==> flow/design.v <==
parameter Z_2 = 2'bZZ;
parameter Z_4 = 4'bZZZZ;
parameter Z_8 = 8'bZZZZZZZZ;
parameter Z_16 = 16'bZZZZZZZZZZZZZZZZ;
parameter IDLE = 2'b00;
parameter WRITE_CONTROL = 2'b01;
parameter READ_CONTROL = 2'b10;
parameter REG_SP = 4'b1000;
parameter REG_EPC = 4'b1001;
parameter REG_ESP = 4'b1010;
parameter REG_IH = 4'b1011;
parameter REG_RA = 4'b1100;
parameter OP_ADDIU = 5'b01001;
parameter OP_ADDIU3 = 5'b01000;
parameter OP_B = 5'b00010;
parameter OP_BEQZ = 5'b00100;
parameter OP_BNEZ = 5'b00101;
parameter OP_LI = 5'b01101;
parameter OP_LW = 5'b10011;
parameter OP_SW = 5'b11011;
parameter OP_ADDSP3 = 5'b00000;
parameter OP_CMPI = 5'b01110;
parameter OP_LW_SP = 5'b10010;
parameter OP_SW_SP = 5'b11010;
parameter OP_INT = 5'b11111;
parameter OP_BTEQZ_PREFIX = 5'b01100;
parameter OP_BTEQZ_SUFFIX = 3'b000;
parameter OP_ADDSP_PREFIX = 5'b01100;
parameter OP_ADDSP_SUFFIX = 3'b011;
parameter OP_MTSP_PREFIX = 5'b01100;
parameter OP_MTSP_SUFFIX = 3'b100;
parameter OP_AND_PREFIX = 5'b11101;
parameter OP_AND_SUFFIX = 5'b01100;
parameter OP_CMP_PREFIX = 5'b11101;
parameter OP_CMP_SUFFIX = 5'b01010;
parameter OP_OR_PREFIX = 5'b11101;
parameter OP_OR_SUFFIX = 5'b01101;
parameter OP_NOT_PREFIX = 5'b11101;
parameter OP_NOT_SUFFIX = 5'b01111;
parameter OP_SLLV_PREFIX = 5'b11101;
parameter OP_SLLV_SUFFIX = 5'b00100;
parameter OP_SLTU_PREFIX = 5'b11101;
parameter OP_SLTU_SUFFIX = 5'b00011;
parameter OP_JR_PREFIX = 5'b11101;
parameter OP_JR_MIDFIX = 3'b000;
parameter OP_JR_SUFFIX = 5'b00000;
parameter OP_MFPC_PREFIX = 5'b11101;
parameter OP_MFPC_MIDFIX = 3'b010;
parameter OP_MFPC_SUFFIX = 5'b00000;
parameter OP_JALR_PREFIX = 5'b11101;
parameter OP_JALR_MIDFIX = 3'b110;
parameter OP_JALR_SUFFIX = 5'b00000;
parameter OP_JRRA_PREFIX = 5'b11101;
parameter OP_JRRA_MIDFIX = 3'b001;
parameter OP_JRRA_SUFFIX = 5'b00000;
parameter OP_MFIH_PREFIX = 5'b11110;
parameter OP_MFIH_SUFFIX = 8'b00000000;
parameter OP_MTIH_PREFIX = 5'b11110;
parameter OP_MTIH_SUFFIX = 8'b00000001;
parameter OP_SLL_PREFIX = 5'b00110;
parameter OP_SLL_SUFFIX = 2'b00;
parameter OP_SRA_PREFIX = 5'b00110;
parameter OP_SRA_SUFFIX = 2'b11;
parameter OP_SUBU_PREFIX = 5'b11100;
parameter OP_SUBU_SUFFIX = 2'b11;
parameter OP_ADDU_PREFIX = 5'b11100;
parameter OP_ADDU_SUFFIX = 2'b01;
parameter OP_NOP = 16'b0000100000000000;
module ByPass (
  input [3:0] sourceAddress,
  input [15:0] sourceValue,
  input [3:0] updatedAddress,
  input [15:0] updatedValue,
  output [15:0] selectedValue
);
assign selectedValue = updatedAddress == sourceAddress ? updatedValue : sourceValue;
endmodule
module Forwarder (
	input clk,
	input rst,
	input [15:0] in,
	output reg [15:0] out
);
reg [15:0] temp;
always @ (negedge clk or negedge rst) begin
	if (!rst) begin
		temp <= 0;
	end else begin
		temp <= in;
	end
end
always @ (posedge clk or negedge rst) begin
	if (!rst) begin
		out <= 0;
	end else begin
		out <= temp;
	end
end
endmodule
module Forwarder4Bit (
	input clk,
	input rst,
	input [3:0] in,
	output reg [3:0] out
);
reg [3:0] temp;
always @ (negedge clk or negedge rst) begin
	if (!rst) begin
		temp <= 0;
	end else begin
		temp <= in;
	end
end
always @ (posedge clk or negedge rst) begin
	if (!rst) begin
		out <= 0;
	end else begin
		out <= temp;
	end
end
endmodule
module InterruptSelector (
  input [15:0] normalInstruction,
  input [15:0] interruptInstruction,
  input interruptSignal,
  output [15:0] selectedInstruction
);
assign selectedInstruction = interruptSignal ? interruptInstruction : normalInstruction;
endmodule
module HardwareInterruptHandler (
  input clock, 
  input reset,
  input interruptSignal,
  input handInterruptSignalIn,
  output interruptSignalOut
);
reg [3:0] handSignalCache;
always @ (posedge clock or negedge reset) begin
  if (!reset) begin
    handSignalCache <= 4'b1111;
  end else begin
    handSignalCache[0] <= handSignalCache[1];
    handSignalCache[1] <= handSignalCache[2];
    handSignalCache[2] <= handSignalCache[3];
    handSignalCache[3] <= handInterruptSignalIn;
  end
end
assign interruptSignalOut = (handSignalCache[0] && handSignalCache[1] && !handSignalCache[2] && !handSignalCache[3]) ?  1'b1   :  interruptSignal;
endmodule
module InterruptHandler (
  input clock,
  input reset,
  input [3:0] interruptIndexIn,
  input interruptSignalIn,
  output reg interruptSignalOut,
  output reg [15:0] interruptInstructionOut
);
parameter OP_ADDIU = 5'b01001;
parameter OP_ADDIU3 = 5'b01000;
parameter OP_B = 5'b00010;
parameter OP_BEQZ = 5'b00100;
parameter OP_BNEZ = 5'b00101;
parameter OP_LI = 5'b01101;
parameter OP_LW = 5'b10011;
parameter OP_SW = 5'b11011;
parameter OP_ADDSP3 = 5'b00000;
parameter OP_CMPI = 5'b01110;
parameter OP_LW_SP = 5'b10010;
parameter OP_SW_SP = 5'b11010;
parameter OP_INT = 5'b11111;
parameter OP_BTEQZ_PREFIX = 5'b01100;
parameter OP_BTEQZ_SUFFIX = 3'b000;
parameter OP_ADDSP_PREFIX = 5'b01100;
parameter OP_ADDSP_SUFFIX = 3'b011;
parameter OP_MTSP_PREFIX = 5'b01100;
parameter OP_MTSP_SUFFIX = 3'b100;
parameter OP_AND_PREFIX = 5'b11101;
parameter OP_AND_SUFFIX = 5'b01100;
parameter OP_CMP_PREFIX = 5'b11101;
parameter OP_CMP_SUFFIX = 5'b01010;
parameter OP_OR_PREFIX = 5'b11101;
parameter OP_OR_SUFFIX = 5'b01101;
parameter OP_NOT_PREFIX = 5'b11101;
parameter OP_NOT_SUFFIX = 5'b01111;
parameter OP_SLLV_PREFIX = 5'b11101;
parameter OP_SLLV_SUFFIX = 5'b00100;
parameter OP_SLTU_PREFIX = 5'b11101;
parameter OP_SLTU_SUFFIX = 5'b00011;
parameter OP_JR_PREFIX = 5'b11101;
parameter OP_JR_MIDFIX = 3'b000;
parameter OP_JR_SUFFIX = 5'b00000;
parameter OP_MFPC_PREFIX = 5'b11101;
parameter OP_MFPC_MIDFIX = 3'b010;
parameter OP_MFPC_SUFFIX = 5'b00000;
parameter OP_JALR_PREFIX = 5'b11101;
parameter OP_JALR_MIDFIX = 3'b110;
parameter OP_JALR_SUFFIX = 5'b00000;
parameter OP_JRRA_PREFIX = 5'b11101;
parameter OP_JRRA_MIDFIX = 3'b001;
parameter OP_JRRA_SUFFIX = 5'b00000;
parameter OP_MFIH_PREFIX = 5'b11110;
parameter OP_MFIH_SUFFIX = 8'b00000000;
parameter OP_MTIH_PREFIX = 5'b11110;
parameter OP_MTIH_SUFFIX = 8'b00000001;
parameter OP_SLL_PREFIX = 5'b00110;
parameter OP_SLL_SUFFIX = 2'b00;
parameter OP_SRA_PREFIX = 5'b00110;
parameter OP_SRA_SUFFIX = 2'b11;
parameter OP_SUBU_PREFIX = 5'b11100;
parameter OP_SUBU_SUFFIX = 2'b11;
parameter OP_ADDU_PREFIX = 5'b11100;
parameter OP_ADDU_SUFFIX = 2'b01;
parameter OP_NOP = 16'b0000100000000000;
reg [3:0] interruptState;
reg [3:0] interruptIndex;
reg insideInterrupt;
localparam STATE_TOTAL = 10;
always @ (negedge clock or negedge reset) begin
  if (!reset) begin
    interruptState <= 1;
    interruptIndex <= 0;
    insideInterrupt <= 0;
  end else begin
    if (interruptSignalIn == 1 && insideInterrupt == 0 && interruptState == 1) begin
      interruptIndex <= interruptIndexIn;
      insideInterrupt <= 1;
    end else if (interruptState < STATE_TOTAL && insideInterrupt == 1) begin
      interruptState <= interruptState + 1;
    end else if (interruptState == STATE_TOTAL) begin
      interruptState <= 1;
      insideInterrupt <= 0;
      interruptIndex <= 0;
    end
  end
end
always @ (posedge clock or negedge reset) begin
  if (!reset) begin
    interruptInstructionOut <= OP_NOP;
    interruptSignalOut <= 0;
  end else begin
    if (insideInterrupt == 1) begin 
	    interruptInstructionOut <= {8'hF8, interruptState, interruptIndex};
		  interruptSignalOut <= 1;
	  end else begin
	    interruptInstructionOut <= OP_NOP;
		  interruptSignalOut <= 0;
	  end
  end
end
endmodule
module InstructionFetcher (
	input clk,
	input rst,
	input [15:0] current_PC,  
	input [15:0] mem_read,  
	output reg [15:0] current_IR_addr,
	output reg [15:0] current_IR
);
parameter OP_ADDIU = 5'b01001;
parameter OP_ADDIU3 = 5'b01000;
parameter OP_B = 5'b00010;
parameter OP_BEQZ = 5'b00100;
parameter OP_BNEZ = 5'b00101;
parameter OP_LI = 5'b01101;
parameter OP_LW = 5'b10011;
parameter OP_SW = 5'b11011;
parameter OP_ADDSP3 = 5'b00000;
parameter OP_CMPI = 5'b01110;
parameter OP_LW_SP = 5'b10010;
parameter OP_SW_SP = 5'b11010;
parameter OP_INT = 5'b11111;
parameter OP_BTEQZ_PREFIX = 5'b01100;
parameter OP_BTEQZ_SUFFIX = 3'b000;
parameter OP_ADDSP_PREFIX = 5'b01100;
parameter OP_ADDSP_SUFFIX = 3'b011;
parameter OP_MTSP_PREFIX = 5'b01100;
parameter OP_MTSP_SUFFIX = 3'b100;
parameter OP_AND_PREFIX = 5'b11101;
parameter OP_AND_SUFFIX = 5'b01100;
parameter OP_CMP_PREFIX = 5'b11101;
parameter OP_CMP_SUFFIX = 5'b01010;
parameter OP_OR_PREFIX = 5'b11101;
parameter OP_OR_SUFFIX = 5'b01101;
parameter OP_NOT_PREFIX = 5'b11101;
parameter OP_NOT_SUFFIX = 5'b01111;
parameter OP_SLLV_PREFIX = 5'b11101;
parameter OP_SLLV_SUFFIX = 5'b00100;
parameter OP_SLTU_PREFIX = 5'b11101;
parameter OP_SLTU_SUFFIX = 5'b00011;
parameter OP_JR_PREFIX = 5'b11101;
parameter OP_JR_MIDFIX = 3'b000;
parameter OP_JR_SUFFIX = 5'b00000;
parameter OP_MFPC_PREFIX = 5'b11101;
parameter OP_MFPC_MIDFIX = 3'b010;
parameter OP_MFPC_SUFFIX = 5'b00000;
parameter OP_JALR_PREFIX = 5'b11101;
parameter OP_JALR_MIDFIX = 3'b110;
parameter OP_JALR_SUFFIX = 5'b00000;
parameter OP_JRRA_PREFIX = 5'b11101;
parameter OP_JRRA_MIDFIX = 3'b001;
parameter OP_JRRA_SUFFIX = 5'b00000;
parameter OP_MFIH_PREFIX = 5'b11110;
parameter OP_MFIH_SUFFIX = 8'b00000000;
parameter OP_MTIH_PREFIX = 5'b11110;
parameter OP_MTIH_SUFFIX = 8'b00000001;
parameter OP_SLL_PREFIX = 5'b00110;
parameter OP_SLL_SUFFIX = 2'b00;
parameter OP_SRA_PREFIX = 5'b00110;
parameter OP_SRA_SUFFIX = 2'b11;
parameter OP_SUBU_PREFIX = 5'b11100;
parameter OP_SUBU_SUFFIX = 2'b11;
parameter OP_ADDU_PREFIX = 5'b11100;
parameter OP_ADDU_SUFFIX = 2'b01;
parameter OP_NOP = 16'b0000100000000000;
always @ (negedge clk) begin
	current_IR_addr <= current_PC;
end
always @ (negedge rst or posedge clk) begin
	if (!rst) begin
		current_IR <= OP_NOP;
	end else begin
		current_IR <= mem_read;
	end
end
endmodule
module InstructionDecoder (
  input clock,
  input reset,
  input [15:0] currentInstruction,
  output reg [3:0] firstRegisiterAddress,
  output reg [3:0] secondRegisiterAddress,   
  output reg [3:0] targetRegisiterAddress,
  output reg [2:0] jumpControl,
  output reg [3:0] interruptIndex,
  output reg interruptSignal,
  output reg interruptInstructionSignal
);
parameter OP_ADDIU = 5'b01001;
parameter OP_ADDIU3 = 5'b01000;
parameter OP_B = 5'b00010;
parameter OP_BEQZ = 5'b00100;
parameter OP_BNEZ = 5'b00101;
parameter OP_LI = 5'b01101;
parameter OP_LW = 5'b10011;
parameter OP_SW = 5'b11011;
parameter OP_ADDSP3 = 5'b00000;
parameter OP_CMPI = 5'b01110;
parameter OP_LW_SP = 5'b10010;
parameter OP_SW_SP = 5'b11010;
parameter OP_INT = 5'b11111;
parameter OP_BTEQZ_PREFIX = 5'b01100;
parameter OP_BTEQZ_SUFFIX = 3'b000;
parameter OP_ADDSP_PREFIX = 5'b01100;
parameter OP_ADDSP_SUFFIX = 3'b011;
parameter OP_MTSP_PREFIX = 5'b01100;
parameter OP_MTSP_SUFFIX = 3'b100;
parameter OP_AND_PREFIX = 5'b11101;
parameter OP_AND_SUFFIX = 5'b01100;
parameter OP_CMP_PREFIX = 5'b11101;
parameter OP_CMP_SUFFIX = 5'b01010;
parameter OP_OR_PREFIX = 5'b11101;
parameter OP_OR_SUFFIX = 5'b01101;
parameter OP_NOT_PREFIX = 5'b11101;
parameter OP_NOT_SUFFIX = 5'b01111;
parameter OP_SLLV_PREFIX = 5'b11101;
parameter OP_SLLV_SUFFIX = 5'b00100;
parameter OP_SLTU_PREFIX = 5'b11101;
parameter OP_SLTU_SUFFIX = 5'b00011;
parameter OP_JR_PREFIX = 5'b11101;
parameter OP_JR_MIDFIX = 3'b000;
parameter OP_JR_SUFFIX = 5'b00000;
parameter OP_MFPC_PREFIX = 5'b11101;
parameter OP_MFPC_MIDFIX = 3'b010;
parameter OP_MFPC_SUFFIX = 5'b00000;
parameter OP_JALR_PREFIX = 5'b11101;
parameter OP_JALR_MIDFIX = 3'b110;
parameter OP_JALR_SUFFIX = 5'b00000;
parameter OP_JRRA_PREFIX = 5'b11101;
parameter OP_JRRA_MIDFIX = 3'b001;
parameter OP_JRRA_SUFFIX = 5'b00000;
parameter OP_MFIH_PREFIX = 5'b11110;
parameter OP_MFIH_SUFFIX = 8'b00000000;
parameter OP_MTIH_PREFIX = 5'b11110;
parameter OP_MTIH_SUFFIX = 8'b00000001;
parameter OP_SLL_PREFIX = 5'b00110;
parameter OP_SLL_SUFFIX = 2'b00;
parameter OP_SRA_PREFIX = 5'b00110;
parameter OP_SRA_SUFFIX = 2'b11;
parameter OP_SUBU_PREFIX = 5'b11100;
parameter OP_SUBU_SUFFIX = 2'b11;
parameter OP_ADDU_PREFIX = 5'b11100;
parameter OP_ADDU_SUFFIX = 2'b01;
parameter OP_NOP = 16'b0000100000000000;
parameter Z_2 = 2'bZZ;
parameter Z_4 = 4'bZZZZ;
parameter Z_8 = 8'bZZZZZZZZ;
parameter Z_16 = 16'bZZZZZZZZZZZZZZZZ;
parameter IDLE = 2'b00;
parameter WRITE_CONTROL = 2'b01;
parameter READ_CONTROL = 2'b10;
parameter REG_SP = 4'b1000;
parameter REG_EPC = 4'b1001;
parameter REG_ESP = 4'b1010;
parameter REG_IH = 4'b1011;
parameter REG_RA = 4'b1100;
localparam NONE_CONTROL = 3'b000;
localparam B_CONTROL = 3'b001;
localparam BEQZ_CONTROL = 3'b010;
localparam BNEZ_CONTROL = 3'b011;
localparam BTEQZ_CONTROL = 3'b100;
localparam JR_CONTROL = 3'b101;
localparam JALR_CONTROL = 3'b110;
localparam JRRA_CONTROL = 3'b111;
reg [15:0] instruction;
wire [3:0] firstParameter = {1'b0, instruction[10:8]};
wire [3:0] secondParameter = {1'b0, instruction[7:5]};
wire [3:0] thirdParameter = {1'b0, instruction[4:2]};
always @ (negedge clock or negedge reset) begin
  if (!reset) begin
    instruction <= OP_NOP;
  end else begin
    instruction <= currentInstruction;
  end
end
always @ (posedge clock or negedge reset) begin
  firstRegisiterAddress <= 0;
  secondRegisiterAddress <= 0;
  targetRegisiterAddress <= 4'hf;
  interruptSignal <= 0;
  interruptIndex <= 0;
  interruptInstructionSignal <= 0;
  jumpControl <= NONE_CONTROL;
  if (!reset) begin
    firstRegisiterAddress <= 0;
    secondRegisiterAddress <= 0;
    interruptSignal <= 0;
    interruptIndex <= 0;
    interruptInstructionSignal <= 0;
    targetRegisiterAddress <= 4'hf;
    jumpControl <= NONE_CONTROL;
  end else begin
    case (instruction[15:11])
      OP_ADDIU: begin
        targetRegisiterAddress <= firstParameter;
        firstRegisiterAddress <= firstParameter;
      end
      OP_ADDIU3: begin
        targetRegisiterAddress <= secondParameter;
        firstRegisiterAddress <= firstParameter;
      end
      OP_B: begin
        jumpControl <= B_CONTROL;
      end
      OP_BEQZ: begin
        jumpControl <= BEQZ_CONTROL;
        firstRegisiterAddress <= firstParameter;
      end
      OP_BNEZ: begin
        jumpControl <= BNEZ_CONTROL;
        firstRegisiterAddress <= firstParameter;
      end
      OP_LI: begin
        targetRegisiterAddress <= firstParameter;
      end
      OP_LW: begin
        targetRegisiterAddress <= secondParameter;
        firstRegisiterAddress <= firstParameter;
      end
      OP_SW: begin
        firstRegisiterAddress <= firstParameter;
        secondRegisiterAddress <= secondParameter;
      end
      OP_ADDSP3: begin
        targetRegisiterAddress <= firstParameter;
        secondRegisiterAddress <= REG_SP;
      end
      OP_CMPI: begin
        firstRegisiterAddress <= firstParameter;
      end
      OP_LW_SP: begin
        targetRegisiterAddress <= firstParameter;
        secondRegisiterAddress <= REG_SP;
      end
      OP_SW_SP: begin
        firstRegisiterAddress <= firstParameter;
        secondRegisiterAddress <= REG_SP;
      end
      OP_INT: begin
        case (instruction[7:4])
          0: begin
            interruptSignal <= 1;
            interruptIndex <= instruction[3:0];
          end
          1: begin 
            targetRegisiterAddress <= REG_EPC;
          end
          2: begin
            targetRegisiterAddress <= REG_ESP;
            firstRegisiterAddress <= REG_SP;
          end
          3: begin
            targetRegisiterAddress <= REG_SP;
          end
          4: begin
            firstRegisiterAddress <= REG_EPC;
            secondRegisiterAddress <= REG_SP;
          end
          5: begin
            secondRegisiterAddress <= REG_SP;
          end
          6: begin
            firstRegisiterAddress <= REG_ESP;
            secondRegisiterAddress <= REG_SP;
          end
          7: begin
				interruptInstructionSignal <= 1;
            firstRegisiterAddress <= REG_IH;
          end
        endcase
      end
      5'b01100: begin
        case (instruction[10:8])
          OP_BTEQZ_SUFFIX: begin
            jumpControl <= BTEQZ_CONTROL;
          end
          OP_ADDSP_SUFFIX: begin
            targetRegisiterAddress <= REG_SP;
            secondRegisiterAddress <= REG_SP;
          end
          OP_MTSP_SUFFIX: begin
            targetRegisiterAddress <= REG_SP;
            secondRegisiterAddress <= secondParameter;
          end
        endcase
      end
      5'b11101: begin
        case (instruction[4:0])
          OP_AND_SUFFIX: begin
            targetRegisiterAddress <= firstParameter;
            firstRegisiterAddress  <= firstParameter;
            secondRegisiterAddress <= secondParameter;
          end
          OP_CMP_SUFFIX: begin
            firstRegisiterAddress <= firstParameter;
            secondRegisiterAddress <= secondParameter;
          end
          OP_OR_SUFFIX: begin
            targetRegisiterAddress <= firstParameter;
            firstRegisiterAddress <= firstParameter;
            secondRegisiterAddress <= secondParameter;
          end
          OP_NOT_SUFFIX: begin
            targetRegisiterAddress <= firstParameter;
            secondRegisiterAddress <= secondParameter;
          end
          OP_SLLV_SUFFIX: begin
            targetRegisiterAddress <= secondParameter;
            firstRegisiterAddress <= firstParameter;
            secondRegisiterAddress <= secondParameter;
          end
          OP_SLTU_SUFFIX: begin
            firstRegisiterAddress <= firstParameter;
            secondRegisiterAddress <= secondParameter;
          end
          5'b00000: begin
            case (instruction[7:5])
              OP_JR_MIDFIX: begin
				    jumpControl <= JR_CONTROL;
                firstRegisiterAddress <= firstParameter;
              end
              OP_MFPC_MIDFIX: begin
                targetRegisiterAddress <= firstParameter;
              end
              OP_JALR_MIDFIX: begin
				    jumpControl <= JALR_CONTROL;
                targetRegisiterAddress <= REG_RA;
                firstRegisiterAddress <= firstParameter;
              end
              OP_JRRA_MIDFIX: begin
				    jumpControl <= JRRA_CONTROL;
                firstRegisiterAddress <= REG_RA;
              end
            endcase
          end
        endcase
      end
      5'b11110: begin
        case (instruction[7:0])
          OP_MFIH_SUFFIX: begin
            targetRegisiterAddress <= firstParameter;
            firstRegisiterAddress <= REG_IH;
          end
          OP_MTIH_SUFFIX: begin
            targetRegisiterAddress <= REG_IH;
            firstRegisiterAddress <= firstParameter;
          end
        endcase
      end
      5'b00110: begin
        case (instruction[1:0])
          OP_SLL_SUFFIX: begin
            targetRegisiterAddress <= firstParameter;
            secondRegisiterAddress <= secondParameter;
          end
          OP_SRA_SUFFIX: begin
            targetRegisiterAddress <= firstParameter;
            secondRegisiterAddress <= secondParameter;
          end
        endcase
      end
      5'b11100: begin
        case (instruction[1:0])
          OP_SUBU_SUFFIX: begin
            targetRegisiterAddress <= thirdParameter;
            firstRegisiterAddress <= firstParameter;
            secondRegisiterAddress <= secondParameter;
          end
          OP_ADDU_SUFFIX: begin
            targetRegisiterAddress <= thirdParameter;
            firstRegisiterAddress <= firstParameter;
            secondRegisiterAddress <= secondParameter;
          end
        endcase
      end
      default: begin
      end
    endcase
  end
end
endmodule
module ProgramCounterAdder (
  input clock,
  input reset,
  input [15:0] currentPC,
  input [15:0] currentInstruction,
  input [15:0] finalRegisterValue,
  input t,
  input interruptSignal,
  input interruptInstructionSignal,
  input [2:0] jumpControl,
  output [15:0] nextPC
);
localparam NONE_CONTROL = 3'b000;
localparam B_CONTROL = 3'b001;
localparam BEQZ_CONTROL = 3'b010;
localparam BNEZ_CONTROL = 3'b011;
localparam BTEQZ_CONTROL = 3'b100;
localparam JR_CONTROL = 3'b101;
reg [15:0] instruction, jumpPC;
reg [15:0] programCounterRegister;
reg jump;
wire [15:0] immediateSignExtend_8bit = {instruction[7] ? 8'hff : 8'h00, instruction[7:0]};
wire [15:0] immediateSignExtend_11bit = {instruction[10] ?  5'b11111 : 5'b00000, instruction[10:0]};
always @ (negedge clock or negedge reset) begin
  if (!reset) begin
    instruction <= 16'h8000;  
    programCounterRegister <= 16'hffff;  
  end else begin
    instruction <= currentInstruction;
    programCounterRegister <= currentPC;
  end
end
always @ (*) begin
  jumpPC = 0;
  jump = 0;
  if (!reset) begin
    jumpPC = 0;
    jump = 0;
  end else begin
    case (jumpControl)
      NONE_CONTROL: begin
        jumpPC = 0;
        jump = 0;
      end
      B_CONTROL: begin
        jumpPC = programCounterRegister + immediateSignExtend_11bit;
        jump = 1;
      end
      BEQZ_CONTROL: begin
        if (finalRegisterValue == 0) begin
          jumpPC = programCounterRegister + immediateSignExtend_8bit;
          jump = 1;
        end
      end
      BNEZ_CONTROL: begin
        if (finalRegisterValue != 0) begin
          jumpPC = programCounterRegister + immediateSignExtend_8bit;
          jump = 1;
        end
      end
      BTEQZ_CONTROL: begin
        if (t == 0) begin
          jumpPC = programCounterRegister + immediateSignExtend_8bit;
          jump = 1;
        end
      end
      JR_CONTROL: begin
        jumpPC = finalRegisterValue;
        jump = 1;
      end
    endcase
  end
end
assign nextPC = interruptInstructionSignal ? finalRegisterValue : (interruptSignal ? programCounterRegister : (jump ? jumpPC : programCounterRegister + 1));
endmodule
module ArithmeticLogicalUnit (
  input clock,
  input reset,
  input [15:0] finalFirstRegisterValue,
  input [15:0] finalSecondRegisterValue,
  input [15:0] currentProgramCounter,
  input [15:0] currentInstruction,
  output reg [15:0] targetValue,
  output reg tRead
);
reg tWriteEnable;
reg tToWrite;
reg [15:0] programCounter;
reg [15:0] instruction;
reg [15:0] firstRegisterValue;
reg [15:0] secondRegisterValue;
wire [15:0] immediateSignExtend_8bit = {instruction[7] ? 8'hff : 8'h00, instruction[7:0]};
wire [15:0] immediateSignExtend_11bit = {instruction[10] ?  5'b11111 : 5'b00000, instruction[10:0]};
wire [15:0] immediateZeroExtend_8bit = {8'h00, instruction[7:0]};
wire [15:0] immediateSignExtend_4bit = {instruction[3] ? 12'hfff : 12'h000, instruction[3:0]};
wire [3:0] shiftImmediate = instruction[4:2] ? instruction[4:2] : 8;
parameter OP_ADDIU = 5'b01001;
parameter OP_ADDIU3 = 5'b01000;
parameter OP_B = 5'b00010;
parameter OP_BEQZ = 5'b00100;
parameter OP_BNEZ = 5'b00101;
parameter OP_LI = 5'b01101;
parameter OP_LW = 5'b10011;
parameter OP_SW = 5'b11011;
parameter OP_ADDSP3 = 5'b00000;
parameter OP_CMPI = 5'b01110;
parameter OP_LW_SP = 5'b10010;
parameter OP_SW_SP = 5'b11010;
parameter OP_INT = 5'b11111;
parameter OP_BTEQZ_PREFIX = 5'b01100;
parameter OP_BTEQZ_SUFFIX = 3'b000;
parameter OP_ADDSP_PREFIX = 5'b01100;
parameter OP_ADDSP_SUFFIX = 3'b011;
parameter OP_MTSP_PREFIX = 5'b01100;
parameter OP_MTSP_SUFFIX = 3'b100;
parameter OP_AND_PREFIX = 5'b11101;
parameter OP_AND_SUFFIX = 5'b01100;
parameter OP_CMP_PREFIX = 5'b11101;
parameter OP_CMP_SUFFIX = 5'b01010;
parameter OP_OR_PREFIX = 5'b11101;
parameter OP_OR_SUFFIX = 5'b01101;
parameter OP_NOT_PREFIX = 5'b11101;
parameter OP_NOT_SUFFIX = 5'b01111;
parameter OP_SLLV_PREFIX = 5'b11101;
parameter OP_SLLV_SUFFIX = 5'b00100;
parameter OP_SLTU_PREFIX = 5'b11101;
parameter OP_SLTU_SUFFIX = 5'b00011;
parameter OP_JR_PREFIX = 5'b11101;
parameter OP_JR_MIDFIX = 3'b000;
parameter OP_JR_SUFFIX = 5'b00000;
parameter OP_MFPC_PREFIX = 5'b11101;
parameter OP_MFPC_MIDFIX = 3'b010;
parameter OP_MFPC_SUFFIX = 5'b00000;
parameter OP_JALR_PREFIX = 5'b11101;
parameter OP_JALR_MIDFIX = 3'b110;
parameter OP_JALR_SUFFIX = 5'b00000;
parameter OP_JRRA_PREFIX = 5'b11101;
parameter OP_JRRA_MIDFIX = 3'b001;
parameter OP_JRRA_SUFFIX = 5'b00000;
parameter OP_MFIH_PREFIX = 5'b11110;
parameter OP_MFIH_SUFFIX = 8'b00000000;
parameter OP_MTIH_PREFIX = 5'b11110;
parameter OP_MTIH_SUFFIX = 8'b00000001;
parameter OP_SLL_PREFIX = 5'b00110;
parameter OP_SLL_SUFFIX = 2'b00;
parameter OP_SRA_PREFIX = 5'b00110;
parameter OP_SRA_SUFFIX = 2'b11;
parameter OP_SUBU_PREFIX = 5'b11100;
parameter OP_SUBU_SUFFIX = 2'b11;
parameter OP_ADDU_PREFIX = 5'b11100;
parameter OP_ADDU_SUFFIX = 2'b01;
parameter OP_NOP = 16'b0000100000000000;
parameter Z_2 = 2'bZZ;
parameter Z_4 = 4'bZZZZ;
parameter Z_8 = 8'bZZZZZZZZ;
parameter Z_16 = 16'bZZZZZZZZZZZZZZZZ;
parameter IDLE = 2'b00;
parameter WRITE_CONTROL = 2'b01;
parameter READ_CONTROL = 2'b10;
parameter REG_SP = 4'b1000;
parameter REG_EPC = 4'b1001;
parameter REG_ESP = 4'b1010;
parameter REG_IH = 4'b1011;
parameter REG_RA = 4'b1100;
always @ (negedge clock or negedge reset) begin
  if (!reset) begin
    programCounter <= 0;
    instruction <= OP_NOP;
    firstRegisterValue <= 0;
    secondRegisterValue <= 0;
  end else begin
    programCounter <= currentProgramCounter;
    instruction <= currentInstruction;
    firstRegisterValue <= finalFirstRegisterValue;
    secondRegisterValue <= finalSecondRegisterValue;
  end
end
always @(posedge clock or negedge reset) begin
  if (!reset) begin
    tWriteEnable <= 1;
    tToWrite <= 0;
    targetValue <= 0;
    tRead <= 0;
  end else begin
    case (instruction[15:11])
      OP_ADDIU: begin
        targetValue <= firstRegisterValue + immediateSignExtend_8bit;
      end
      OP_ADDIU3: begin
        targetValue <= firstRegisterValue + immediateSignExtend_4bit;
      end
      OP_LI: begin
        targetValue <= immediateZeroExtend_8bit;
      end
      OP_SW: begin
        targetValue <= secondRegisterValue;
      end		  
      OP_ADDSP3: begin
        targetValue <= secondRegisterValue + immediateSignExtend_8bit;
      end
      OP_CMPI: begin
        tToWrite <= firstRegisterValue != immediateSignExtend_8bit;
        if (tWriteEnable) tRead <= firstRegisterValue != immediateSignExtend_8bit;
        tWriteEnable <= 0;
      end
      OP_SW_SP: begin
		    targetValue <= firstRegisterValue;
		  end
      OP_INT: begin
        case (instruction[7:4])
          1: begin 
            targetValue <= programCounter;
          end
          2: begin
            targetValue <= firstRegisterValue;
          end
          3: begin
            targetValue <= 16'hBF20;
          end
          4: begin
            targetValue <= firstRegisterValue;
          end 
          5: begin
            targetValue <= instruction[3:0];
          end
          6: begin
            targetValue <= firstRegisterValue;
          end 
        endcase
      end
      5'b01100: begin
        case (instruction[10:8])
          OP_ADDSP_SUFFIX: begin
            targetValue <= secondRegisterValue + immediateSignExtend_8bit;
          end
          OP_MTSP_SUFFIX: begin
            targetValue <= secondRegisterValue;
          end
        endcase
      end
      5'b11101: begin
        case (instruction[4:0])
          OP_AND_SUFFIX: begin
            targetValue <= firstRegisterValue & secondRegisterValue;
          end
          OP_CMP_SUFFIX: begin
            tToWrite <= firstRegisterValue != secondRegisterValue;
            if (tWriteEnable) tRead <= firstRegisterValue != secondRegisterValue;
            tWriteEnable <= 0;
          end
          OP_OR_SUFFIX: begin
            targetValue <= firstRegisterValue | secondRegisterValue;
          end
          OP_NOT_SUFFIX: begin
            targetValue <= ~secondRegisterValue;
          end
          OP_SLLV_SUFFIX: begin
            targetValue <= secondRegisterValue << firstRegisterValue;
          end
          OP_SLTU_SUFFIX: begin
            tToWrite <= $unsigned(firstRegisterValue) < $unsigned(secondRegisterValue);
            if (tWriteEnable) tRead <= $unsigned(firstRegisterValue) < $unsigned(secondRegisterValue);
            tWriteEnable <= 0;
          end
          5'b00000: begin
            case (instruction[7:5])
              OP_MFPC_MIDFIX: begin
                targetValue <= programCounter;
              end
              OP_JALR_MIDFIX: begin
                targetValue <= programCounter;
              end
            endcase
          end
        endcase
      end
      5'b11110: begin
        case (instruction[7:0])
          OP_MFIH_SUFFIX: begin
            targetValue <= firstRegisterValue;
          end
          OP_MTIH_SUFFIX: begin
            targetValue <= firstRegisterValue;
          end
        endcase
      end
      5'b00110: begin
        case (instruction[1:0])
          OP_SLL_SUFFIX: begin
            targetValue <= secondRegisterValue << shiftImmediate;
          end
          OP_SRA_SUFFIX: begin
            targetValue <= secondRegisterValue >>> shiftImmediate;
          end
        endcase
      end
      5'b11100: begin
        case (instruction[1:0])
          OP_SUBU_SUFFIX: begin
            targetValue <= firstRegisterValue - secondRegisterValue;
          end
          OP_ADDU_SUFFIX: begin
            targetValue <= firstRegisterValue + secondRegisterValue;
          end
        endcase
      end
      default: begin
			tWriteEnable <= 1;
			targetValue <= 0;
      end
    endcase
  end
end
endmodule
module MemoryAddressCalculator (
	input clk,
	input rst,
	input [15:0] instruction_in,
	input [15:0] first_register_value,
	input [15:0] second_reigster_value,
	output reg [1:0] memory_control,
	output reg [15:0] memory_address
);
wire [15:0] immediate_from_5;
wire [15:0] immediate_from_8;
reg [15:0] instruction;
reg [15:0] rm_1, rm_2;
parameter OP_ADDIU = 5'b01001;
parameter OP_ADDIU3 = 5'b01000;
parameter OP_B = 5'b00010;
parameter OP_BEQZ = 5'b00100;
parameter OP_BNEZ = 5'b00101;
parameter OP_LI = 5'b01101;
parameter OP_LW = 5'b10011;
parameter OP_SW = 5'b11011;
parameter OP_ADDSP3 = 5'b00000;
parameter OP_CMPI = 5'b01110;
parameter OP_LW_SP = 5'b10010;
parameter OP_SW_SP = 5'b11010;
parameter OP_INT = 5'b11111;
parameter OP_BTEQZ_PREFIX = 5'b01100;
parameter OP_BTEQZ_SUFFIX = 3'b000;
parameter OP_ADDSP_PREFIX = 5'b01100;
parameter OP_ADDSP_SUFFIX = 3'b011;
parameter OP_MTSP_PREFIX = 5'b01100;
parameter OP_MTSP_SUFFIX = 3'b100;
parameter OP_AND_PREFIX = 5'b11101;
parameter OP_AND_SUFFIX = 5'b01100;
parameter OP_CMP_PREFIX = 5'b11101;
parameter OP_CMP_SUFFIX = 5'b01010;
parameter OP_OR_PREFIX = 5'b11101;
parameter OP_OR_SUFFIX = 5'b01101;
parameter OP_NOT_PREFIX = 5'b11101;
parameter OP_NOT_SUFFIX = 5'b01111;
parameter OP_SLLV_PREFIX = 5'b11101;
parameter OP_SLLV_SUFFIX = 5'b00100;
parameter OP_SLTU_PREFIX = 5'b11101;
parameter OP_SLTU_SUFFIX = 5'b00011;
parameter OP_JR_PREFIX = 5'b11101;
parameter OP_JR_MIDFIX = 3'b000;
parameter OP_JR_SUFFIX = 5'b00000;
parameter OP_MFPC_PREFIX = 5'b11101;
parameter OP_MFPC_MIDFIX = 3'b010;
parameter OP_MFPC_SUFFIX = 5'b00000;
parameter OP_JALR_PREFIX = 5'b11101;
parameter OP_JALR_MIDFIX = 3'b110;
parameter OP_JALR_SUFFIX = 5'b00000;
parameter OP_JRRA_PREFIX = 5'b11101;
parameter OP_JRRA_MIDFIX = 3'b001;
parameter OP_JRRA_SUFFIX = 5'b00000;
parameter OP_MFIH_PREFIX = 5'b11110;
parameter OP_MFIH_SUFFIX = 8'b00000000;
parameter OP_MTIH_PREFIX = 5'b11110;
parameter OP_MTIH_SUFFIX = 8'b00000001;
parameter OP_SLL_PREFIX = 5'b00110;
parameter OP_SLL_SUFFIX = 2'b00;
parameter OP_SRA_PREFIX = 5'b00110;
parameter OP_SRA_SUFFIX = 2'b11;
parameter OP_SUBU_PREFIX = 5'b11100;
parameter OP_SUBU_SUFFIX = 2'b11;
parameter OP_ADDU_PREFIX = 5'b11100;
parameter OP_ADDU_SUFFIX = 2'b01;
parameter OP_NOP = 16'b0000100000000000;
parameter Z_2 = 2'bZZ;
parameter Z_4 = 4'bZZZZ;
parameter Z_8 = 8'bZZZZZZZZ;
parameter Z_16 = 16'bZZZZZZZZZZZZZZZZ;
parameter IDLE = 2'b00;
parameter WRITE_CONTROL = 2'b01;
parameter READ_CONTROL = 2'b10;
parameter REG_SP = 4'b1000;
parameter REG_EPC = 4'b1001;
parameter REG_ESP = 4'b1010;
parameter REG_IH = 4'b1011;
parameter REG_RA = 4'b1100;
assign immediate_from_5 = {instruction[4]? 11'b11111111111: 11'b00000000000, instruction[4:0]};
assign immediate_from_8 = {instruction[7]? 8'hFF: 8'h00, instruction[7:0]};
always @ (negedge clk or negedge rst) begin
	if (!rst) begin
		instruction <= 16'b0000100000000000;
		rm_1 <= 0;
		rm_2 <= 0;
	end else begin
		instruction <= instruction_in;
		rm_1 <= first_register_value;
		rm_2 <= second_reigster_value;
	end
end
always @ (posedge clk or negedge rst) begin
	if (!rst) begin
		memory_address <= 16'hFFFF;
		memory_control <= IDLE;
	end else begin
		case (instruction[15:11])
			OP_LW_SP: begin
				memory_address <= rm_2 + immediate_from_8;
				memory_control <= READ_CONTROL;
			end
			OP_LW: begin
				memory_address <= rm_1 + immediate_from_5;
				memory_control <= READ_CONTROL;
			end
			OP_SW_SP: begin
				memory_address <= rm_2 + immediate_from_8;
				memory_control <= WRITE_CONTROL;
			end
			OP_SW: begin
				memory_address <= rm_1 + immediate_from_5;
				memory_control <= WRITE_CONTROL;
			end
      OP_INT: begin
        case (instruction[7:4])
          4: begin
            memory_address <= rm_2;
            memory_control <= WRITE_CONTROL;
          end
          5: begin
            memory_address <= rm_2 + 1;
            memory_control <= WRITE_CONTROL;
          end
          6: begin
            memory_address <= rm_2 + 2;
            memory_control <= WRITE_CONTROL;
          end 
        endcase
      end
			default begin
				memory_address <= 16'hFFFF;
				memory_control <= IDLE;
			end
		endcase
	end
end
endmodule
module MemoryInterface (
	input clk,
	input rst,
	input [15:0] memory_address_from_cpu,
	input [15:0] target_value_from_cpu,
	input [1:0] memory_control_signal_from_cpu,
	input [15:0] data_fetched_from_memory,
	output reg [15:0] memory_address_to_memory,
	output [15:0] data_fetched_to_cpu,
	output reg [1:0] memory_control_signal_to_memory,
	output reg [15:0] target_value_to_memory
);
reg [15:0] memory_address_temp;
reg [1:0] memory_control_signal_temp;
reg [15:0] target_value_temp;
assign data_fetched_to_cpu = data_fetched_from_memory;
always @ (negedge clk or negedge rst) begin
	if (!rst) begin
		memory_address_temp <= 0;
		memory_control_signal_temp <= 0;
		target_value_temp <= 0;
	end else begin
		memory_address_temp <= memory_address_from_cpu;
		memory_control_signal_temp <= memory_control_signal_from_cpu;
		target_value_temp <= target_value_from_cpu;
	end
end
always @ (posedge clk or negedge rst) begin
	if (!rst) begin
		memory_address_to_memory <= 0;
		memory_control_signal_to_memory <= 0;
		target_value_to_memory <= 0;
	end else begin
		memory_address_to_memory <= memory_address_temp;
		memory_control_signal_to_memory <= memory_control_signal_temp;
		target_value_to_memory <= target_value_temp;
	end
end
endmodule
module Selector (
  input clk, rst,
  input [1:0] memory_control,
  input [15:0] mem_data_read,
  input [15:0] alu_cal_result,
  output [15:0] select_cal_result
);
reg [15:0] temp_result;
reg [1:0] memory_control_temp;
always @ (negedge clk or negedge rst) begin
  if (!rst) begin
    temp_result <= 0;
    memory_control_temp <= 0;
  end
  else begin
    temp_result <= alu_cal_result;
	 memory_control_temp <= memory_control;
  end
end
assign select_cal_result = memory_control_temp[1]? mem_data_read : temp_result;
endmodule
module Register (
  input clock,
  input reset,
  input [3:0] firstRegisterAddress,
  input [3:0] secondRegisterAddress,
  input [3:0] targetRegisterAddress,
  input [15:0] targetValue,
  output [15:0] firstRegisterValueOrigin,
  output [15:0] secondRegisterValueOrigin,
  output [175:0] debug_registers
);
reg [207:0] registers;
assign debug_registers = {
    registers[0*16 +: 16],
    registers[1*16 +: 16],
    registers[2*16 +: 16],
    registers[3*16 +: 16],
    registers[4*16 +: 16],
    registers[5*16 +: 16],
    registers[6*16 +: 16],
    registers[7*16 +: 16],
    registers[8*16 +: 16],
    registers[9*16 +: 16],
    registers[10*16 +: 16]
};
assign firstRegisterValueOrigin = firstRegisterAddress <= 12 ? registers[firstRegisterAddress*16 +: 16] : 16'h0000;
assign secondRegisterValueOrigin = secondRegisterAddress <= 12 ? registers[secondRegisterAddress*16 +: 16] : 16'h0000;
always @ (negedge clock, negedge reset) begin
  if (!reset) begin
    registers <= 0;
  end else begin
    if (targetRegisterAddress <= 12) begin
      registers[targetRegisterAddress*16 +: 16] <= targetValue;
    end
  end
end
endmodule
module CentralProcessingUnit (
  input clock,
  input reset,
  input handInterruptSignalIn,
  input [15:0] IF_memory_read,
  output [15:0] IF_address,
  input [15:0] MEM_memory_read,
  output [1:0] MEM_memory_control,
  output [15:0] MEM_memory_address,
  output [15:0] MEM_target_value,
  output [175:0] register_value
);
wire [15:0] programCounter_0;   
wire [15:0] programCounter_1;   
wire [15:0] programCounter_2;   
wire [15:0] programCounter_3;   
wire [15:0] programCounter_4;   
wire [15:0] programCounter_5;   
wire [15:0] instruction_1_origin;
wire [15:0] instruction_1_selected;
wire [15:0] instruction_2;
wire [15:0] instruction_3;
wire [15:0] instruction_4;
wire [3:0] firstRegisterAddress;
wire [15:0] firstRegisterValueOrigin;
wire [15:0] firstRegisterValueMiddle;
wire [15:0] firstRegisterValueFinal;
wire [3:0] secondRegisterAddress;
wire [15:0] secondRegisterValueOrigin;
wire [15:0] secondRegisterValueMiddle;
wire [15:0] secondRegisterValueFinal;
wire [3:0] targetRegisterAddress_2;
wire [3:0] targetRegisterAddress_3;
wire [3:0] targetRegisterAddress_4;
wire [15:0] targetValue_3;
wire [15:0] targetValue_4;
wire t;
wire [2:0] jumpControl;
wire [1:0] memoryControl;
wire [15:0] dataMemoryAddress;
wire [15:0] dataFetched;
wire [3:0] interruptIndex;
wire interruptSignalDecoder;
wire interruptSignalHandler;
wire interruptSignalHardware;
wire interruptInstructionSignal;
wire [15:0] interruptInstruction;
ProgramCounterAdder pcAdder (
  clock,
  reset,
  programCounter_0,
  instruction_1_selected,
  firstRegisterValueFinal,
  t,
  interruptSignalHandler,
  interruptInstructionSignal,
  jumpControl,
  programCounter_0
);
InstructionFetcher fetcher (
  .clk(clock),
  .rst(reset),
  .current_PC(programCounter_0),
  .mem_read(IF_memory_read),
  .current_IR_addr(IF_address),
  .current_IR(instruction_1_origin)
);
InstructionDecoder decoder (
  clock,
  reset,
  instruction_1_selected,
  firstRegisterAddress,
  secondRegisterAddress,
  targetRegisterAddress_2,
  jumpControl,
  interruptIndex,
  interruptSignalDecoder,
  interruptInstructionSignal
);
InterruptHandler handler (
  clock,
  reset,
  interruptIndex,
  interruptSignalHardware,
  interruptSignalHandler,
  interruptInstruction
);
InterruptSelector interruptSelector (
  instruction_1_origin,
  interruptInstruction,
  interruptSignalHandler,
  instruction_1_selected
);
HardwareInterruptHandler hardwareHandler (
  clock, 
  reset,
  interruptSignalDecoder,
  handInterruptSignalIn,
  interruptSignalHardware
);
Forwarder programCounterForwarder_2 (
  clock,
  reset,
  programCounter_0,
  programCounter_2
);
Forwarder instructionForwarder_2 (
  clock,
  reset,
  instruction_1_selected,
  instruction_2
);
ByPass firstRegisiterByPass_II (
  firstRegisterAddress,
  firstRegisterValueOrigin,
  targetRegisterAddress_4,
  targetValue_4,
  firstRegisterValueMiddle
);
ByPass firstRegisiterByPass_I (
  firstRegisterAddress,
  firstRegisterValueMiddle,
  targetRegisterAddress_3,
  targetValue_3,
  firstRegisterValueFinal
);
ByPass secondRegisterByPass_II (
  secondRegisterAddress,
  secondRegisterValueOrigin,
  targetRegisterAddress_4,
  targetValue_4,
  secondRegisterValueMiddle
);
ByPass secondRegisterByPass_I (
  secondRegisterAddress,
  secondRegisterValueMiddle,
  targetRegisterAddress_3,
  targetValue_3,
  secondRegisterValueFinal
);
ArithmeticLogicalUnit alu (
  clock,
  reset,
  firstRegisterValueFinal,
  secondRegisterValueFinal,
  programCounter_2,
  instruction_2,
  targetValue_3,
  t
);
MemoryAddressCalculator addressCalculator (
  clock,
  reset,
  instruction_2,
  firstRegisterValueFinal,
  secondRegisterValueFinal,
  memoryControl,
  dataMemoryAddress
);
Forwarder4Bit targetRegisterAddressForwarder_3 (
  clock,
  reset,
  targetRegisterAddress_2,
  targetRegisterAddress_3
);
MemoryInterface memoryCommunicator (
  .clk(clock),
  .rst(reset),
  .memory_address_from_cpu(dataMemoryAddress),  
  .target_value_from_cpu(targetValue_3), 
  .memory_control_signal_from_cpu(memoryControl),  
  .data_fetched_from_memory(MEM_memory_read),
  .memory_address_to_memory(MEM_memory_address),
  .memory_control_signal_to_memory(MEM_memory_control),
  .target_value_to_memory(MEM_target_value),
  .data_fetched_to_cpu(dataFetched)     
);
Selector selector (
  .clk(clock),
  .rst(reset),
  .memory_control(memoryControl),
  .mem_data_read(dataFetched),
  .alu_cal_result(targetValue_3),
  .select_cal_result(targetValue_4)
);
Forwarder4Bit targetRegisterAddressForwarder_4 (
  clock,
  reset,
  targetRegisterAddress_3,
  targetRegisterAddress_4
);
Register register (
  clock,
  reset,
  firstRegisterAddress,
  secondRegisterAddress,
  targetRegisterAddress_4,
  targetValue_4,
  firstRegisterValueOrigin,
  secondRegisterValueOrigin,
  register_value
);
endmodule
Appendix: tool output

Tool chain data of CentralProcessingUnit
Each step is given for the RTL above and for the edited RTL.
"orig" refers to lines of the RTL above, "edited" to lines of the edited file.
"diff": "edited" minus "orig" as printed here. "change_rel_pct": 100 x difference / "orig".
Operators: Yosys type, input widths -> output width; for muxes data width and select width s.
Library cell names are shortened.
{"block": "setup", "top_module": "CentralProcessingUnit", "clock": "clock", "cell_library": "sky130hd", "lib_corner": "tt_025C_1v80"}

The edit
Unified diff, file above to edited file.
The edit is scripted: it alters the design's behaviour and was not made to optimise anything.
begin of diff
@@ -1168,5 +1168,5 @@
     registers[10*16 +: 16]
 };
-assign firstRegisterValueOrigin = firstRegisterAddress <= 12 ? registers[firstRegisterAddress*16 +: 16] : 16'h0000;
+assign firstRegisterValueOrigin = firstRegisterAddress == 12 ? registers[firstRegisterAddress*16 +: 16] : 16'h0000;
 assign secondRegisterValueOrigin = secondRegisterAddress <= 12 ? registers[secondRegisterAddress*16 +: 16] : 16'h0000;
 always @ (negedge clock, negedge reset) begin
end of diff

Word level
Yosys after proc, flatten, opt, wreduce and memory -nomap, before mapping. Memory bits, and registers merged into a memory's read port (data or address), are not among the register bits. Print and check cells are not counted.
{"block": "op_classes", "item": "n_addsub", "orig": 13, "edited": 13, "diff": 0, "change_rel_pct": 0.00}
{"block": "op_classes", "item": "cmp", "orig": 5, "edited": 4, "diff": -1, "change_rel_pct": -20.00}
{"block": "op_classes", "item": "n_eq", "orig": 99, "edited": 100, "diff": 1, "change_rel_pct": 1.01}
{"block": "op_classes", "item": "shift", "orig": 7, "edited": 7, "diff": 0, "change_rel_pct": 0.00}
{"block": "op_classes", "item": "n_mux", "orig": 87, "edited": 87, "diff": 0, "change_rel_pct": 0.00}
{"block": "op_classes", "item": "logic", "orig": 10, "edited": 10, "diff": 0, "change_rel_pct": 0.00}
{"block": "op_classes", "item": "reduce_and_logical", "orig": 53, "edited": 53, "diff": 0, "change_rel_pct": 0.00}
{"block": "op_table", "operator": "$le 4x4->1 const B", "orig": 3, "edited": 2, "diff": -1, "change_rel_pct": -33.33}
{"block": "op_table", "operator": "$eq 4x4->1 const B", "orig": 1, "edited": 2, "diff": 1, "change_rel_pct": 100.00}
Operator kinds equal on both sides are left out: 91.
{"block": "word_totals", "item": "regBits", "orig": 582, "edited": 582, "diff": 0, "change_rel_pct": 0.00}
{"block": "word_totals", "item": "inputBits", "orig": 35, "edited": 35, "diff": 0, "change_rel_pct": 0.00}
{"block": "word_totals", "item": "out_inout_bits", "orig": 226, "edited": 226, "diff": 0, "change_rel_pct": 0.00}
{"block": "word_totals", "item": "elab_cells", "orig": 316, "edited": 316, "diff": 0, "change_rel_pct": 0.00}

Depth
Longest topological path by Yosys (ltp), each cell counted once; first at word level (registers and memories cut), then after technology mapping (sequential cells cut; the memories' decode and read muxes count).
{"block": "depth", "item": "ltp_word", "orig": 11, "edited": 11, "diff": 0, "change_rel_pct": 0.00}
{"block": "depth", "item": "abc_area", "orig": "0", "edited": "0"}
{"block": "depth", "item": "mapped_depth", "orig": 16, "edited": 15, "diff": -1, "change_rel_pct": -6.25}
{"block": "depth", "item": "mapped_depth_nobuf", "orig": 14, "edited": 14, "diff": 0, "change_rel_pct": 0.00}

After synthesis
The flow's flattened synthesis, as Yosys stat reports it; memories are mapped. The netlist is that of the ABC_AREA named above (0 if unset); the other value can give another one.
{"block": "by_type", "type": "nand2_1", "orig": 345, "edited": 324, "diff": -21, "change_rel_pct": -6.09}
{"block": "by_type", "type": "clkbuf_1", "orig": 199, "edited": 179, "diff": -20, "change_rel_pct": -10.05}
{"block": "by_type", "type": "o22ai_1", "orig": 38, "edited": 23, "diff": -15, "change_rel_pct": -39.47}
{"block": "by_type", "type": "a21o_1", "orig": 38, "edited": 24, "diff": -14, "change_rel_pct": -36.84}
{"block": "by_type", "type": "nand3b_1", "orig": 20, "edited": 6, "diff": -14, "change_rel_pct": -70.00}
{"block": "by_type", "type": "mux2i_1", "orig": 97, "edited": 84, "diff": -13, "change_rel_pct": -13.40}
{"block": "by_type", "type": "nand2b_1", "orig": 40, "edited": 28, "diff": -12, "change_rel_pct": -30.00}
{"block": "by_type", "type": "mux2_2", "orig": 30, "edited": 18, "diff": -12, "change_rel_pct": -40.00}
{"block": "by_type", "type": "nand4_1", "orig": 29, "edited": 17, "diff": -12, "change_rel_pct": -41.38}
{"block": "by_type", "type": "o21ai_1", "orig": 14, "edited": 2, "diff": -12, "change_rel_pct": -85.71}
{"block": "by_type", "type": "xnor2_1", "orig": 68, "edited": 79, "diff": 11, "change_rel_pct": 16.18}
{"block": "by_type", "type": "nand3_1", "orig": 59, "edited": 48, "diff": -11, "change_rel_pct": -18.64}
{"block": "by_type", "type": "xor2_1", "orig": 42, "edited": 32, "diff": -10, "change_rel_pct": -23.81}
{"block": "by_type", "type": "or4_1", "orig": 2, "edited": 12, "diff": 10, "change_rel_pct": 500.00}
{"block": "by_type", "type": "o2111ai_1", "orig": 1, "edited": 11, "diff": 10, "change_rel_pct": 1000.00}
{"block": "by_type", "type": "a21oi_1", "orig": 245, "edited": 236, "diff": -9, "change_rel_pct": -3.67}
{"block": "by_type", "type": "mux4_2", "orig": 80, "edited": 72, "diff": -8, "change_rel_pct": -10.00}
{"block": "by_type", "type": "nor3_1", "orig": 75, "edited": 67, "diff": -8, "change_rel_pct": -10.67}
Cell types equal on both sides are left out: 14.
Not every row of either side is listed.
{"block": "synth_totals", "item": "stdcells", "orig": 3533, "edited": 3347, "diff": -186, "change_rel_pct": -5.26}
{"block": "synth_totals", "item": "area_mm2", "orig": 0.033357, "edited": 0.0319632, "diff": -0.0013938, "change_rel_pct": -4.18}
{"block": "synth_totals", "item": "sequential_area_mm2", "orig": 0.0137394, "edited": 0.0137394, "diff": 0.0000000, "change_rel_pct": 0.00}
{"block": "synth_totals", "item": "ffs", "orig": 550, "edited": 550, "diff": 0, "change_rel_pct": 0.00}
{"block": "synth_totals", "item": "n_buf", "orig": 414, "edited": 388, "diff": -26, "change_rel_pct": -6.28}
By module: a second synthesis without flattening, with its own total; a netlist apart from the flattened one above.
{"block": "unflattened", "item": "cells_unflattened", "orig": 3496, "edited": 3390, "diff": -106, "change_rel_pct": -3.03}
{"block": "unflattened", "item": "hier_area_mm2", "orig": 0.0386896, "edited": 0.0372094, "diff": -0.0014802, "change_rel_pct": -3.83}
Each row is one instance without its submodules.
{"block": "modules_orig", "mod": "Register", "instances": 1, "cells": 948, "mod_area_mm2": 0.012512, "seq_area_mm2": 0.005205}
{"block": "modules_orig", "mod": "ArithmeticLogicalUnit", "instances": 1, "cells": 1139, "mod_area_mm2": 0.0097356, "seq_area_mm2": 0.0020545}
{"block": "modules_orig", "mod": "MemoryAddressCalculator", "instances": 1, "cells": 404, "mod_area_mm2": 0.0039575, "seq_area_mm2": 0.0015978}
{"block": "modules_orig", "mod": "ProgramCounterAdder", "instances": 1, "cells": 358, "mod_area_mm2": 0.0029754, "seq_area_mm2": 0.0006957}
{"block": "modules_orig", "mod": "InstructionDecoder", "instances": 1, "cells": 230, "mod_area_mm2": 0.002107, "seq_area_mm2": 0.0009321}
{"block": "modules_orig", "mod": "MemoryInterface", "instances": 1, "cells": 84, "mod_area_mm2": 0.0018217, "seq_area_mm2": 0.0017016}
{"block": "modules_orig", "mod": "Forwarder", "instances": 2, "cells": 32, "mod_area_mm2": 0.0008008, "seq_area_mm2": 0.0008008}
{"block": "modules_orig", "mod": "ByPass", "instances": 4, "cells": 22, "mod_area_mm2": 0.0002477, "seq_area_mm2": 0}
{"block": "modules_orig", "mod": "InterruptHandler", "instances": 1, "cells": 73, "mod_area_mm2": 0.0008208, "seq_area_mm2": 0.0004517}
{"block": "modules_orig", "mod": "InstructionFetcher", "instances": 1, "cells": 33, "mod_area_mm2": 0.0007257, "seq_area_mm2": 0.0007219}
{"block": "modules_orig", "mod": "Selector", "instances": 1, "cells": 35, "mod_area_mm2": 0.0006744, "seq_area_mm2": 0.0004254}
{"block": "modules_orig", "mod": "Forwarder4Bit", "instances": 2, "cells": 8, "mod_area_mm2": 0.0002002, "seq_area_mm2": 0.0002002}
{"block": "modules_orig", "mod": "InterruptSelector", "instances": 1, "cells": 18, "mod_area_mm2": 0.000249, "seq_area_mm2": 0}
{"block": "modules_orig", "mod": "HardwareInterruptHandler", "instances": 1, "cells": 6, "mod_area_mm2": 0.0001176, "seq_area_mm2": 0.0001051}
{"block": "modules_orig", "mod": "CentralProcessingUnit", "instances": 1, "cells": 0, "mod_area_mm2": 0, "seq_area_mm2": 0}
{"block": "modules_edited", "mod": "Register", "instances": 1, "cells": 843, "mod_area_mm2": 0.0110268, "seq_area_mm2": 0.005205}
{"block": "modules_edited", "mod": "ArithmeticLogicalUnit", "instances": 1, "cells": 1139, "mod_area_mm2": 0.0097356, "seq_area_mm2": 0.0020545}
{"block": "modules_edited", "mod": "MemoryAddressCalculator", "instances": 1, "cells": 406, "mod_area_mm2": 0.0040026, "seq_area_mm2": 0.0015978}
{"block": "modules_edited", "mod": "ProgramCounterAdder", "instances": 1, "cells": 355, "mod_area_mm2": 0.0029353, "seq_area_mm2": 0.0006957}
{"block": "modules_edited", "mod": "InstructionDecoder", "instances": 1, "cells": 230, "mod_area_mm2": 0.002107, "seq_area_mm2": 0.0009321}
{"block": "modules_edited", "mod": "MemoryInterface", "instances": 1, "cells": 84, "mod_area_mm2": 0.0018217, "seq_area_mm2": 0.0017016}
{"block": "modules_edited", "mod": "Forwarder", "instances": 2, "cells": 32, "mod_area_mm2": 0.0008008, "seq_area_mm2": 0.0008008}
{"block": "modules_edited", "mod": "ByPass", "instances": 4, "cells": 22, "mod_area_mm2": 0.0002477, "seq_area_mm2": 0}
{"block": "modules_edited", "mod": "InterruptHandler", "instances": 1, "cells": 73, "mod_area_mm2": 0.0008208, "seq_area_mm2": 0.0004517}
{"block": "modules_edited", "mod": "InstructionFetcher", "instances": 1, "cells": 33, "mod_area_mm2": 0.0007257, "seq_area_mm2": 0.0007219}
{"block": "modules_edited", "mod": "Selector", "instances": 1, "cells": 35, "mod_area_mm2": 0.0006744, "seq_area_mm2": 0.0004254}
{"block": "modules_edited", "mod": "Forwarder4Bit", "instances": 2, "cells": 8, "mod_area_mm2": 0.0002002, "seq_area_mm2": 0.0002002}
{"block": "modules_edited", "mod": "InterruptSelector", "instances": 1, "cells": 18, "mod_area_mm2": 0.000249, "seq_area_mm2": 0}
{"block": "modules_edited", "mod": "HardwareInterruptHandler", "instances": 1, "cells": 6, "mod_area_mm2": 0.0001176, "seq_area_mm2": 0.0001051}
{"block": "modules_edited", "mod": "CentralProcessingUnit", "instances": 1, "cells": 0, "mod_area_mm2": 0, "seq_area_mm2": 0}

Flow runs
Runs of the flow (Yosys, OpenROAD) on both versions; the two runs of a pair have the same settings. The constraints put input and output delay at 20% of the set period each and load the outputs with 0.01 pF.
{"block": "flow_settings_pair_1", "CORE_UTILIZATION": 40, "PLACE_DENSITY": 0.6, "period_ns": 11.0, "CAP_MARGIN": 20, "CORE_MARGIN": 2, "SLEW_MARGIN": 20}
{"block": "measured_pair_1", "item": "yosys_chip_area_mm2", "orig": 0.033357, "edited": 0.0319632, "diff": -0.0013938, "change_rel_pct": -4.18}
{"block": "measured_pair_1", "item": "design_die_area_mm2", "orig": 0.0857172, "edited": 0.0821854, "diff": -0.0035318, "change_rel_pct": -4.12}
{"block": "measured_pair_1", "item": "util_pct", "orig": 46.7, "edited": 46.8, "diff": 0.1}
{"block": "measured_pair_1", "item": "ws_setup_ns", "orig": 0.297, "edited": 0.634, "diff": 0.337}
{"block": "measured_pair_1", "item": "tns_setup_ns", "orig": 0.000, "edited": 0.000, "diff": 0.000}
{"block": "flow_settings_pair_2", "CELL_PAD_IN_SITES_GLOBAL_PLACEMENT": 2, "CORE_UTILIZATION": 26, "CTS_CLUSTER_DIAMETER": 44, "CTS_CLUSTER_SIZE": 27, "GPL_TIMING_DRIVEN": 1, "MAX_ROUTING_LAYER": "met4", "PLACE_DENSITY_LB_ADDON": 0.1, "SETUP_SLACK_MARGIN": 1.32, "TNS_END_PERCENT": 30, "period_ns": 9.42, "CAP_MARGIN": 20, "CORE_MARGIN": 2, "SLEW_MARGIN": 20}
{"block": "measured_pair_2", "item": "yosys_chip_area_mm2", "orig": 0.033357, "edited": 0.0319632, "diff": -0.0013938, "change_rel_pct": -4.18}
{"block": "measured_pair_2", "item": "design_die_area_mm2", "orig": 0.131178, "edited": 0.125755, "diff": -0.005423, "change_rel_pct": -4.13}
{"block": "measured_pair_2", "item": "util_pct", "orig": 34.6, "edited": 33.3, "diff": -1.3}
{"block": "measured_pair_2", "item": "ws_setup_ns", "orig": 0.367, "edited": 0.679, "diff": 0.312}
{"block": "measured_pair_2", "item": "tns_setup_ns", "orig": 0.000, "edited": 0.000, "diff": 0.000}
